==> flow/design.v <==
module fsm(
input logic CLK_50M,
output logic [15:0] audiodata,
input logic [31:0] flash_mem_readdata,
input logic flash_mem_readdatavalid,
input logic reset,
input logic direction,
output logic [6:0] state,
input logic newclock1,
output flash_mem_read,
input logic idle,
output logic [15:0] out,
output [3:0] flash_mem_byteenable
);
parameter [6:0] start = 7'b000_0000;
parameter [6:0] read = 7'b010_0000;
parameter [6:0] waitread = 7'b110_1111;
parameter [6:0] play1 = 7'b101_1111;
parameter [6:0] play2 = 7'b111_1111;
always_ff @ (posedge CLK_50M, posedge reset)
	begin
	if (reset) begin
		state<=start;
		audiodata<=16'b0;
		end
	else 
		begin
		case(state)
		start: if(idle)begin
			state<=read;
			end
			else
			state<=start;
		read:begin
			state<=waitread;
			end
		waitread:begin
			if ( flash_mem_readdatavalid==1'b1) state<= play1;
			end	
		play1:
			begin 
			if (direction)
				begin
				if(newclock1) 
					begin
					state<=start;
					audiodata<= flash_mem_readdata [31:16];
					end
				else 
				audiodata<= flash_mem_readdata [31:16];
				end
			else
				begin 
				if(newclock1) 
					begin
					audiodata<= flash_mem_readdata [15:0];
					state<=play2;
					end
				else
				audiodata<= flash_mem_readdata [15:0];
				end
			end
		play2:
			begin 
			if (direction)
				begin
				if(newclock1) 
					begin
					state<=start;
					audiodata<= flash_mem_readdata [15:0];
					end
				else 
				audiodata<= flash_mem_readdata [15:0];
				end
			else
				begin
				if(newclock1) 
					begin
					state<=start;
					audiodata<= flash_mem_readdata [31:16];
					end
				else 
				audiodata<= flash_mem_readdata [31:16];
				end
			end
		default: state<=start;
		endcase
end 
		end 
assign flash_mem_read=~state[4];
assign flash_mem_byteenable={~state[3],~state[2],~state[1],~state[0]};
assign out =flash_mem_readdata[15:0];
endmodule 
module clockdiv (input logic [31:0] d,input logic [31:0] desiredfreq,input logic clk, input logic rst, output logic reset, output logic newclock);
always_ff @ (posedge clk, posedge rst)
begin
	if (rst)
		begin
		newclock<=1'b0;
		reset<=1'b0;
		end
	else if (d==((32'd25000000/(desiredfreq))-32'd1))
		begin
		newclock<=1'b1;
		reset<=1'b0;
		end
	else if (d>=((32'd50000000/(desiredfreq))-32'b1))
		begin
		newclock<=1'b0;
		reset<=1'b1;
		end
	else
		begin
		newclock<= newclock;
		reset<=1'b0;
		end
end
endmodule
module counter(input logic clk, input logic rst, input logic reset, output logic [31:0] Q);
always_ff @ (posedge clk, posedge rst)
begin 
	if (rst)
		Q<=32'b0;
	else if (reset)
		begin
		Q<=32'b1;
		end
	else
		Q<=Q+32'b1;
end
endmodule
module flipflop #(parameter width = 23)(input logic clk, input logic rst, input logic [width-1:0] d, output logic [width-1:0] q);
always_ff @(posedge clk, posedge rst)
if (rst) q<={width{1'b0}};
else q<=d;
endmodule
module keyboardaddr (input logic [22:0]  currentaddr,
	input logic D, E, B, F, R,
	output logic [1:0] state,
	input logic clk,
	input logic rst,
	input logic en,
output logic idle,
	output logic [22:0] nextaddr
	);
	parameter idleFW = 2'b00;
	parameter idleBW = 2'b01;
	parameter FW = 2'b10;
	parameter BW = 2'b11;
assign idle=state[1];	
	always_ff @ (posedge clk, posedge rst)
	begin
				if (rst) begin
					state<=idleFW;
					nextaddr<=23'b0;
				end
				else if (en)
					case(state)
					idleFW:	 
							if(R) begin		 
								state<=idleFW;
								nextaddr<=1'b0;
								end
							else if(B) begin  
								state<=idleBW;
								nextaddr<=currentaddr;	
								end
							else if(E) begin	 
								state<=FW;
								nextaddr<=currentaddr+1'b1;
								end
							else begin		 
								state<=idleFW;
								nextaddr<=currentaddr;
								end
					idleBW:
							if(R) begin		 
								state<=idleBW;
								nextaddr<=1'b0;
								end
							else if(F) begin		 
								state<=idleFW;
								nextaddr<=currentaddr;	
								end
							else if(B) begin		 
								state<=BW;
								nextaddr<=currentaddr+1'b1;
								end
							else begin		 
								state<=idleBW;
								nextaddr<=currentaddr;
								end
					FW:			
							if(currentaddr==32'h7ffff) begin
						nextaddr<=32'b0;
							end
							else if(R) begin		 
									state<=FW;
									nextaddr<=32'b0;
								end
								else if(B) begin		 
									state<=BW;
									nextaddr<=currentaddr-1'b1;	
								end
								else if(D) begin		 
									state<=idleFW;
									nextaddr<=currentaddr;
								end
								else begin		 
									state<=FW;
									nextaddr<=currentaddr+1'b1;						
								end
					BW:
			if(currentaddr==32'b0) begin
				nextaddr<=32'h7ffff;
				end
							else if(R) begin 
								state<=BW;
								nextaddr<=32'h7ffff;
								end
							else if(F) begin		 
								state<=FW;
								nextaddr<=currentaddr+1'b1;	
								end
							else if(D) begin		 
								state<=idleBW;
								nextaddr<=currentaddr;
								end
							else begin		 
								state<=BW;
								nextaddr<=currentaddr-1'b1;
								end
						default: state<= idleFW;
				endcase
			end
endmodule
module vDFF(clk, rst, en, in, out);
	input logic clk;
	input logic rst;
	input logic en;
	input logic [22:0] in;
	output logic [22:0] out;
	always_ff @(posedge clk, posedge rst)
		if (rst) out<=23'b0;
		else if (en) out<=in;
endmodule 
module keyboardint(kbd, D,E,B,F,R);
	input logic [7:0] kbd;
	output D,E,B,F,R;
parameter character_B =8'h42;
parameter character_D =8'h44;
parameter character_E =8'h45;
parameter character_F =8'h46;
parameter character_R =8'h52;
parameter character_lowercase_b= 8'h62;
parameter character_lowercase_d= 8'h64;
parameter character_lowercase_e= 8'h65;
parameter character_lowercase_f= 8'h66;
parameter character_lowercase_r= 8'h72;
		assign D = (character_D == kbd)| (character_lowercase_d == kbd);
		assign E = (character_E == kbd)| (character_lowercase_e == kbd);
		assign B = (character_B == kbd)| (character_lowercase_b == kbd);
		assign F = (character_F == kbd)| (character_lowercase_f == kbd);
		assign R = (character_R == kbd)| (character_lowercase_r == kbd);
endmodule
module keyintegration(clk,rst,addvalue,prevaddvalue,keys);
	input logic clk;
	input logic rst;
	input logic [2:0] keys;
	output logic [31:0] addvalue;
	input logic [31:0] prevaddvalue;
	always_ff @(posedge clk, posedge rst)begin
			if(rst) begin
				addvalue<=0;
			end
			else if(keys[2]) begin
				addvalue<=0;
			end
			else if(keys[1]) begin
				addvalue<=prevaddvalue+32'd1000;
			end
			else if(keys[0]) begin
				addvalue<=prevaddvalue-32'd1000;
			end
			else begin
				addvalue<=prevaddvalue;
			end
		end
endmodule
`default_nettype none
module ipod_player(
    input  logic        clk,
    input  logic        reset,
    input  logic [7:0]  kbd_ascii,
    input  logic        speed_up,
    input  logic        speed_down,
    input  logic        speed_reset,
    input  logic        direction,
    input  logic [31:0] flash_readdata,
    input  logic        flash_readdatavalid,
    output logic        flash_read,
    output logic [3:0]  flash_byteenable,
    output logic [22:0] flash_address,
    output logic [15:0] audio_data,
    output logic        sample_clk
);
logic D,B,E,F,R;
logic [1:0] state2;
logic idle;
logic [6:0] state;
logic [15:0] out;
logic [22:0] nextaddress;
logic [22:0] currentaddress;
logic newclock1;
logic newclock1_q;
logic addr_en;
logic [31:0] d1;
logic resetcounter1;
logic [31:0] prevaddvalue;
logic [31:0] addvalue;
logic edgeclock1;
keyintegration speedcontrol(.clk(clk),.rst(reset),.addvalue(addvalue),.prevaddvalue(prevaddvalue),.keys({speed_reset,speed_up,speed_down}));
flipflop #(32) addvalueff (.clk(clk), .rst(reset), .d(addvalue), .q(prevaddvalue));
clockdiv div1 (.d(d1),.desiredfreq(32'd22000+addvalue),.clk(clk),.rst(reset),.reset(resetcounter1),.newclock(newclock1));
counter counter1 (.clk(clk), .rst(reset), .reset(resetcounter1), .Q(d1));
always_ff @(posedge clk, posedge reset)
    if (reset) newclock1_q <= 1'b0;
    else       newclock1_q <= newclock1;
assign addr_en = newclock1 & ~newclock1_q;
keyboardaddr addressset (.currentaddr(currentaddress),.clk(clk),.rst(reset),.en(addr_en),.idle(idle),.state(state2),.D(D),.E(E),.B(B),.F(F),.R(R),.nextaddr(nextaddress));
keyboardint keyboardinput (.kbd(kbd_ascii), .D(D), .E(E), .B(B), .F(F), .R(R));
vDFF addrVDFF(.clk(clk),.rst(reset),.en(addr_en),.in(nextaddress),.out(currentaddress));
doublesync newclock_doublsync(.indata(newclock1), .outdata(edgeclock1), .clk(clk), .reset(reset));
fsm flash(
.CLK_50M(clk),
.direction(direction),
.audiodata(audio_data),
.flash_mem_readdata(flash_readdata),
.flash_mem_readdatavalid(flash_readdatavalid),
.reset(reset),
.state(state),
.out(out),
.idle(idle),
.newclock1(edgeclock1),
.flash_mem_byteenable(flash_byteenable),
.flash_mem_read(flash_read)
);
assign flash_address = currentaddress[22:0];
assign sample_clk = newclock1;
endmodule
module doublesync(input logic indata, input logic clk, input logic reset, output logic outdata);
logic reg1;
always_ff @(posedge clk, posedge reset)
    if (reset) begin
        reg1 <= 1'b0;
        outdata <= 1'b0;
    end else begin
        reg1 <= indata;
        outdata <= reg1;
    end
endmodule
`default_nettype wire
-- Tool chain data of ipod_player
The steps from the RTL of ipod_player to its reports follow in flow order.
Line numbers count from 1 in the design file above.
Library cell names are shortened.
Not given: --
- top: ipod_player
- clock port: clk
- cell library: sky130hd
- corner: tt_025C_1v80

-- Elaborated design
Yosys after proc, flatten, opt, wreduce and memory -nomap, before mapping. Memory bits, and registers merged into a memory's read port (data or address), are not among the register bits. Print and check cells are not counted. Equal cells are merged and count once.
- cells after elaboration at 113
- output and inout bits: 45
- noted flip-flop bits (word level): 171
- equal/unequal tests at 23
- noted bitwise logic cells: 12
- order comparisons at 1
- multiplexer cells: 47
- noted add/sub/neg operators: 8
- reduce/logical cells: 8
- noted divide/modulo/power cells: 2
- operators by type and width (kind ; number):
    26-bit by 32-bit divider with 32-bit output with constant A ; 1
    25-bit by 32-bit divider with 32-bit output with constant A ; 1
    23-bit 2-to-1 mux ; 14
    32-bit 2-to-1 mux ; 4
    23-bit parallel mux with 4-bit select ; 1
    7-bit by 8-bit == test with 1-bit output with constant A ; 10
    32-bit by 1-bit subtractor with 32-bit output with constant B ; 2
    7-bit parallel mux with 5-bit select ; 1
    15-bit by 32-bit adder with 32-bit output with constant A ; 1
    32-bit by 1-bit adder with 32-bit output with constant B ; 1
    32-bit by 10-bit adder with 32-bit output with constant B ; 1
    32-bit by 10-bit subtractor with 32-bit output with constant B ; 1
    32-bit >= comparator ; 1
    32-bit == test ; 1
    16-bit parallel mux with 2-bit select ; 1
    16-bit 2-to-1 mux ; 2
    2-bit 2-to-1 mux ; 14
    7-bit 2-to-1 mux ; 4
    23-bit by 1-bit adder with 23-bit output with constant B ; 1
    23-bit by 1-bit subtractor with 23-bit output with constant B ; 1
    23-bit by 19-bit == test with 1-bit output with constant B ; 1
    23-bit zero test ; 1
    7-bit == test with constant B ; 3
    2-bit parallel mux with 4-bit select ; 1
    7-bit by 6-bit == test with 1-bit output with constant B ; 1
    7-bit zero test ; 1
    1-bit inverter ; 6
    2-bit != test with constant B ; 3
Not listed: further kinds 12, cells in them 21.

-- Longest topological paths
Yosys ltp: most cells in a row. Word level: on the elaborated netlist, between registers, memories and ports. Mapped: between sequential cells and ports; inverters and the memories' decode and read muxes count.
- word-level depth at 7
- ABC_AREA at 0
- gate-level depth with buffers at 392

-- After synthesis
Source: synth_stat.txt of the flow (Yosys; design flattened, memories mapped). It holds for the ABC_AREA given above (unset counts as 0); a run with the other value may have another netlist.
- cells by type (cell type ; number ; total area (µm²)):
    ha_1 ; 1011 ; 1.26E+04
    xnor2_1 ; 553 ; 4.84E+03
    a21oi_1 ; 941 ; 4.71E+03
    nor2_1 ; 1198 ; 4.5E+03
    dfrtp_1 ; 171 ; 4.28E+03
    nand2_1 ; 1099 ; 4.13E+03
    o21ai_0 ; 712 ; 3.56E+03
    a21o_1 ; 402 ; 3.02E+03
    xor2_1 ; 326 ; 2.86E+03
    o21a_1 ; 249 ; 1.87E+03
    nor3_1 ; 319 ; 1.6E+03
    nand3_1 ; 300 ; 1501.44
    mux2_2 ; 126 ; 1.42E+03
    inv_1 ; 357 ; 1.34E+03
    clkbuf_1 ; 268 ; 1.01E+03
    nand2b_1 ; 162 ; 1.01E+03
    a31oi_1 ; 154 ; 963.424
    or3_1 ; 139 ; 869.584
Other cell types: 99; their cells: 2037.
- buffers at 390
- noted flip-flops: 171
- cell count at 10524
- noted cell area after synthesis: 71682.5 µm²
By module: a second synthesis without flattening, with its own total; a netlist apart from the flattened one above.
- cells (unflattened synthesis): 10689
- area total of the unflattened synthesis: 73663.1 µm²
Each row is one instance without its submodules.
- by module (module ; area (µm²) ; times used ; cells):
    clockdiv ; 62319.8 ; 1 ; 9383
    keyboardaddr ; 3792.4 ; 1 ; 556
    keyintegration ; 2109.5 ; 1 ; 242
    counter ; 1614.0 ; 1 ; 166
    fsm ; 1357.6 ; 1 ; 150
    vDFF ; 860.8 ; 1 ; 49
    flipflop #(width=32) ; 804.5 ; 1 ; 33
    ipod_player ; 680.7 ; 1 ; 98
    keyboardint ; 70.1 ; 1 ; 9
    doublesync ; 53.8 ; 1 ; 3

-- Path before layout
OpenSTA on the mapped netlist: ideal clock, no wires. The path of least setup slack (recovery checks aside). Input and output delay are each 20% of the period. Register names are those of the netlist, which keeps one name where synthesis merged equal registers.
- kind: register to register
- start: reg speedcontrol.addvalue[4]
- end: reg div1.newclock
- noted buffers on the path: 52
- noted period: 100.0 ns
- noted required time: 99.935 ns
- launch time at the first pin: 0.000 ns
- noted stages: 359
- setup slack: 16.961 ns
- noted arrival time: 82.974 ns
- noted path delay: 83.039 ns
- noted synthesis period reached: 83.039 ns
"path delay" = arrival - input delay + setup time.
"stages": output pins that drive a net of the path, with the launching flip-flop's if there is one; two outputs of one cell count as two.
"synthesis period reached" = period - worst setup slack (recovery checks aside). The figure is calculated, with input and output delays left at 20% of the set period.
The rows between start and end are the longest chain of elaborated cells between them; the timing report does not say that the signal goes this way. Where chains are equally long, one stands for them.
Each line given opens the expression or statement behind the cell; cells for indexed reads and writes are added by Yosys, which also makes memories of some case tables.
A register here has more assigning lines than the two given.
- cells stage by stage: dfrtp_1 > clkbuf_1 > inv_1 > ha_1 > buf_2 > or4b_4 > a2111o_1 > nand4_1 > xor2_1 > nand4_2 > or4_1 > nor4_1 > o211ai_1 > nor2_1 > ha_1 > nor2_1 > a2111oi_0 > a311oi_1 > (+323 left out) > nor2_1 > ha_1 > ha_1 > a21o_1 > a21o_1 > a21o_1 > a21o_1 > a21o_1 > a21o_1 > a21o_1 > a21o_1 > a21o_1 > a21oi_1 > o21ai_0 > a221oi_1 > o31ai_1 > a221oi_1 > a21o_1
- cells in the longest elaborated chain: 6
- noted elaborated cells between the ends (all ways): 10
- those cells by class: 3 x add/sub; 2 x div; 1 x compare; 1 x eq/ne; 2 x mux; 1 x reduce/logical
- ends and longest elaborated chain, post-synthesis (item ; line ; source):
    start, declared ; 270 ; output logic [31:0] addvalue;
    start, assigned ; 280 ; addvalue<=prevaddvalue+32'd1000;
    start, assigned ; 283 ; addvalue<=prevaddvalue-32'd1000;
    15-bit by 32-bit adder with 32-bit output ; 324 ; clockdiv div1 (.d(d1),.desiredfreq(32'd22000+addvalue),.clk(clk),.rst(reset),.reset(resetcounter1),.newclock(n ...
    26-bit by 32-bit divider with 32-bit output ; 107 ; else if (d>=((32'd50000000/(desiredfreq))-32'b1))
    32-bit by 1-bit subtractor with 32-bit output ; 107 ;
    32-bit >= comparator ; 107 ;
    1-bit 2-to-1 mux ; 107 ;
    1-bit 2-to-1 mux ; 102 ; else if (d==((32'd25000000/(desiredfreq))-32'd1))
    end, assigned ; 104 ; newclock<=1'b1;
    end, assigned ; 114 ; newclock<= newclock;
    end, declared ; 94 ; module clockdiv (input logic [31:0] d,input logic [31:0] desiredfreq,input logic clk, input logic rst, output ...

-- Path in the finished layout
From the final timing report of run C: the path of least setup slack in the routed layout; clock arrival at registers is part of the times.
- kind: register to register
- start: reg speedcontrol.addvalue[5]
- end: reg div1.reset
- setup slack: 9.18 ns
- noted required time: 93.47 ns
- noted period: 93.1 ns
- launch time at the first pin: 0.50 ns
- noted buffers on the path: 41
- noted arrival time: 84.30 ns
- noted stages: 348
The rows between start and end are the longest chain of elaborated cells between them; the timing report does not say that the signal goes this way. Where chains are equally long, one stands for them.
A register here has more assigning lines than the two given.
- cells stage by stage: dfrtp_1 > inv_1 > ha_4 > or4b_4 > a2111oi_4 > nor4_1 > xnor2_2 > buf_4 > nand4_1 > buf_4 > or4_1 > nor4_4 > o211ai_1 > nor2_1 > ha_1 > nor2_1 > a2111oi_0 > a311oi_1 > (+312 left out) > nand2_1 > a211o_1 > nor2_1 > ha_1 > nor3b_1 > a22oi_1 > o21ai_1 > and4_1 > buf_12 > buf_4 > nand3_1 > and3_1 > o31ai_2 > buf_4 > nand4_1 > nor4_1 > buf_4 > nor2_1
- cells in the longest elaborated chain: 6
- noted elaborated cells between the ends (all ways): 9
- those cells by class: 3 x add/sub; 2 x div; 1 x compare; 1 x eq/ne; 2 x mux
- ends and longest elaborated chain, post-layout (item ; line ; source):
    start, declared ; 270 ; output logic [31:0] addvalue;
    start, assigned ; 280 ; addvalue<=prevaddvalue+32'd1000;
    start, assigned ; 283 ; addvalue<=prevaddvalue-32'd1000;
    15-bit by 32-bit adder with 32-bit output ; 324 ; clockdiv div1 (.d(d1),.desiredfreq(32'd22000+addvalue),.clk(clk),.rst(reset),.reset(resetcounter1),.newclock(n ...
    26-bit by 32-bit divider with 32-bit output ; 107 ; else if (d>=((32'd50000000/(desiredfreq))-32'b1))
    32-bit by 1-bit subtractor with 32-bit output ; 107 ;
    32-bit >= comparator ; 107 ;
    1-bit 2-to-1 mux ; 107 ;
    1-bit 2-to-1 mux ; 102 ; else if (d==((32'd25000000/(desiredfreq))-32'd1))
    end, assigned ; 100 ; reset<=1'b0;
    end, assigned ; 105 ; reset<=1'b0;
    end, declared ; 94 ; module clockdiv (input logic [31:0] d,input logic [31:0] desiredfreq,input logic clk, input logic rst, output ...

Lab notebook: ipod_player

ipod_player through Yosys and OpenROAD on sky130hd: 3 stored runs, unordered, with their settings and measured results. The constraints put input and output delay at 20% of the set period each and load the outputs with 0.01 pF.
"achieved clock period" = clock period - worst setup slack. The figure is calculated, with input and output delays left at 20% of the set period.
"critical setup path time": the worst setup path's part of the clock period (all of it between registers, 20% less for each end at a port) less its slack. A launch clock that arrives late makes it longer, a capture clock that arrives late makes it shorter.

Run A

==> flow/run.sh <==
#!/bin/bash
# the make line also repeats the synthesis and layout settings of config.mk as NAME=value (left out here)
make -C /OpenROAD-flow-scripts/flow DESIGN_CONFIG=/design/flow/config.mk WORK_HOME=/design/flow/orfs CLKGATE_MAP_FILE= finish
==> flow/config.mk <==
export PLATFORM = sky130hd
export DESIGN_NAME = ipod_player
export DESIGN_NICKNAME = ipod_player
export VERILOG_FILES = /design/flow/design.v
export SDC_FILE = /design/flow/constraint.sdc
export NUM_CORES = 4
export LEC_CHECK = 0
export CAP_MARGIN = 15
export CELL_PAD_IN_SITES_DETAIL_PLACEMENT = 2
export CORE_ASPECT_RATIO = 1.22
export CORE_MARGIN = 2
export CORE_UTILIZATION = 40
export CTS_CLUSTER_SIZE = 52
export GPL_ROUTABILITY_DRIVEN = 0
export GPL_TIMING_DRIVEN = 0
export MAX_ROUTING_LAYER = met4
export MIN_ROUTING_LAYER = met2
export PLACE_DENSITY_LB_ADDON = 0.09
export SETUP_SLACK_MARGIN = 5.0
export SLEW_MARGIN = 20
export TNS_END_PERCENT = 20
==> flow/constraint.sdc <==
create_clock -name core_clock -period 161.0 [get_ports {clk}]
set_input_delay 32.2000 -clock core_clock [delete_from_list [all_inputs] [get_ports {clk}]]
set_output_delay 32.2000 -clock core_clock [all_outputs]
set_load 0.01 [all_outputs]

Run A: no final report: routing broke off with GRT-0116.

Run B

==> flow/run.sh <==
#!/bin/bash
# the make line also repeats the synthesis and layout settings of config.mk as NAME=value (left out here)
make -C /OpenROAD-flow-scripts/flow DESIGN_CONFIG=/design/flow/config.mk WORK_HOME=/design/flow/orfs CLKGATE_MAP_FILE= finish
==> flow/config.mk <==
export PLATFORM = sky130hd
export DESIGN_NAME = ipod_player
export DESIGN_NICKNAME = ipod_player
export VERILOG_FILES = /design/flow/design.v
export SDC_FILE = /design/flow/constraint.sdc
export NUM_CORES = 4
export LEC_CHECK = 0
export CAP_MARGIN = 15
export CORE_MARGIN = 2
export CORE_UTILIZATION = 40
export CTS_CLUSTER_SIZE = 52
export GPL_TIMING_DRIVEN = 0
export MAX_ROUTING_LAYER = met4
export MIN_ROUTING_LAYER = met2
export PLACE_DENSITY_LB_ADDON = 0.09
export SETUP_SLACK_MARGIN = 5.0
export SLEW_MARGIN = 20
export TNS_END_PERCENT = 20
==> flow/constraint.sdc <==
create_clock -name core_clock -period 132.0 [get_ports {clk}]
set_input_delay 26.4000 -clock core_clock [delete_from_list [all_inputs] [get_ports {clk}]]
set_output_delay 26.4000 -clock core_clock [all_outputs]
set_load 0.01 [all_outputs]

Run B: no final report: routing broke off with GRT-0116.

Run C

==> flow/run.sh <==
#!/bin/bash
# the make line also repeats the synthesis and layout settings of config.mk as NAME=value (left out here)
make -C /OpenROAD-flow-scripts/flow DESIGN_CONFIG=/design/flow/config.mk WORK_HOME=/design/flow/orfs CLKGATE_MAP_FILE= finish
==> flow/config.mk <==
export PLATFORM = sky130hd
export DESIGN_NAME = ipod_player
export DESIGN_NICKNAME = ipod_player
export VERILOG_FILES = /design/flow/design.v
export SDC_FILE = /design/flow/constraint.sdc
export NUM_CORES = 4
export LEC_CHECK = 0
export CAP_MARGIN = 20
export CORE_MARGIN = 2
export CORE_UTILIZATION = 38
export SETUP_SLACK_MARGIN = 5
export SLEW_MARGIN = 20
==> flow/constraint.sdc <==
create_clock -name core_clock -period 93.1 [get_ports {clk}]
set_input_delay 18.6200 -clock core_clock [delete_from_list [all_inputs] [get_ports {clk}]]
set_output_delay 18.6200 -clock core_clock [all_outputs]
set_load 0.01 [all_outputs]

Measured in run C:
- standard-cell area after layout at 84898.9 µm²
- critical setup path time at 83.92 ns
- class of the worst setup path: register to register
- final design utilization at 45.3 %
- noted the achieved clock period: 83.922 ns
- noted the setup slack of the worst path: 9.178 ns
- synthesized cell area at 71682.5 µm²
- final setup TNS at 0.000 ns
- noted the worst-case hold slack: 0.425 ns
- noted the full die area: 192129.0 µm²
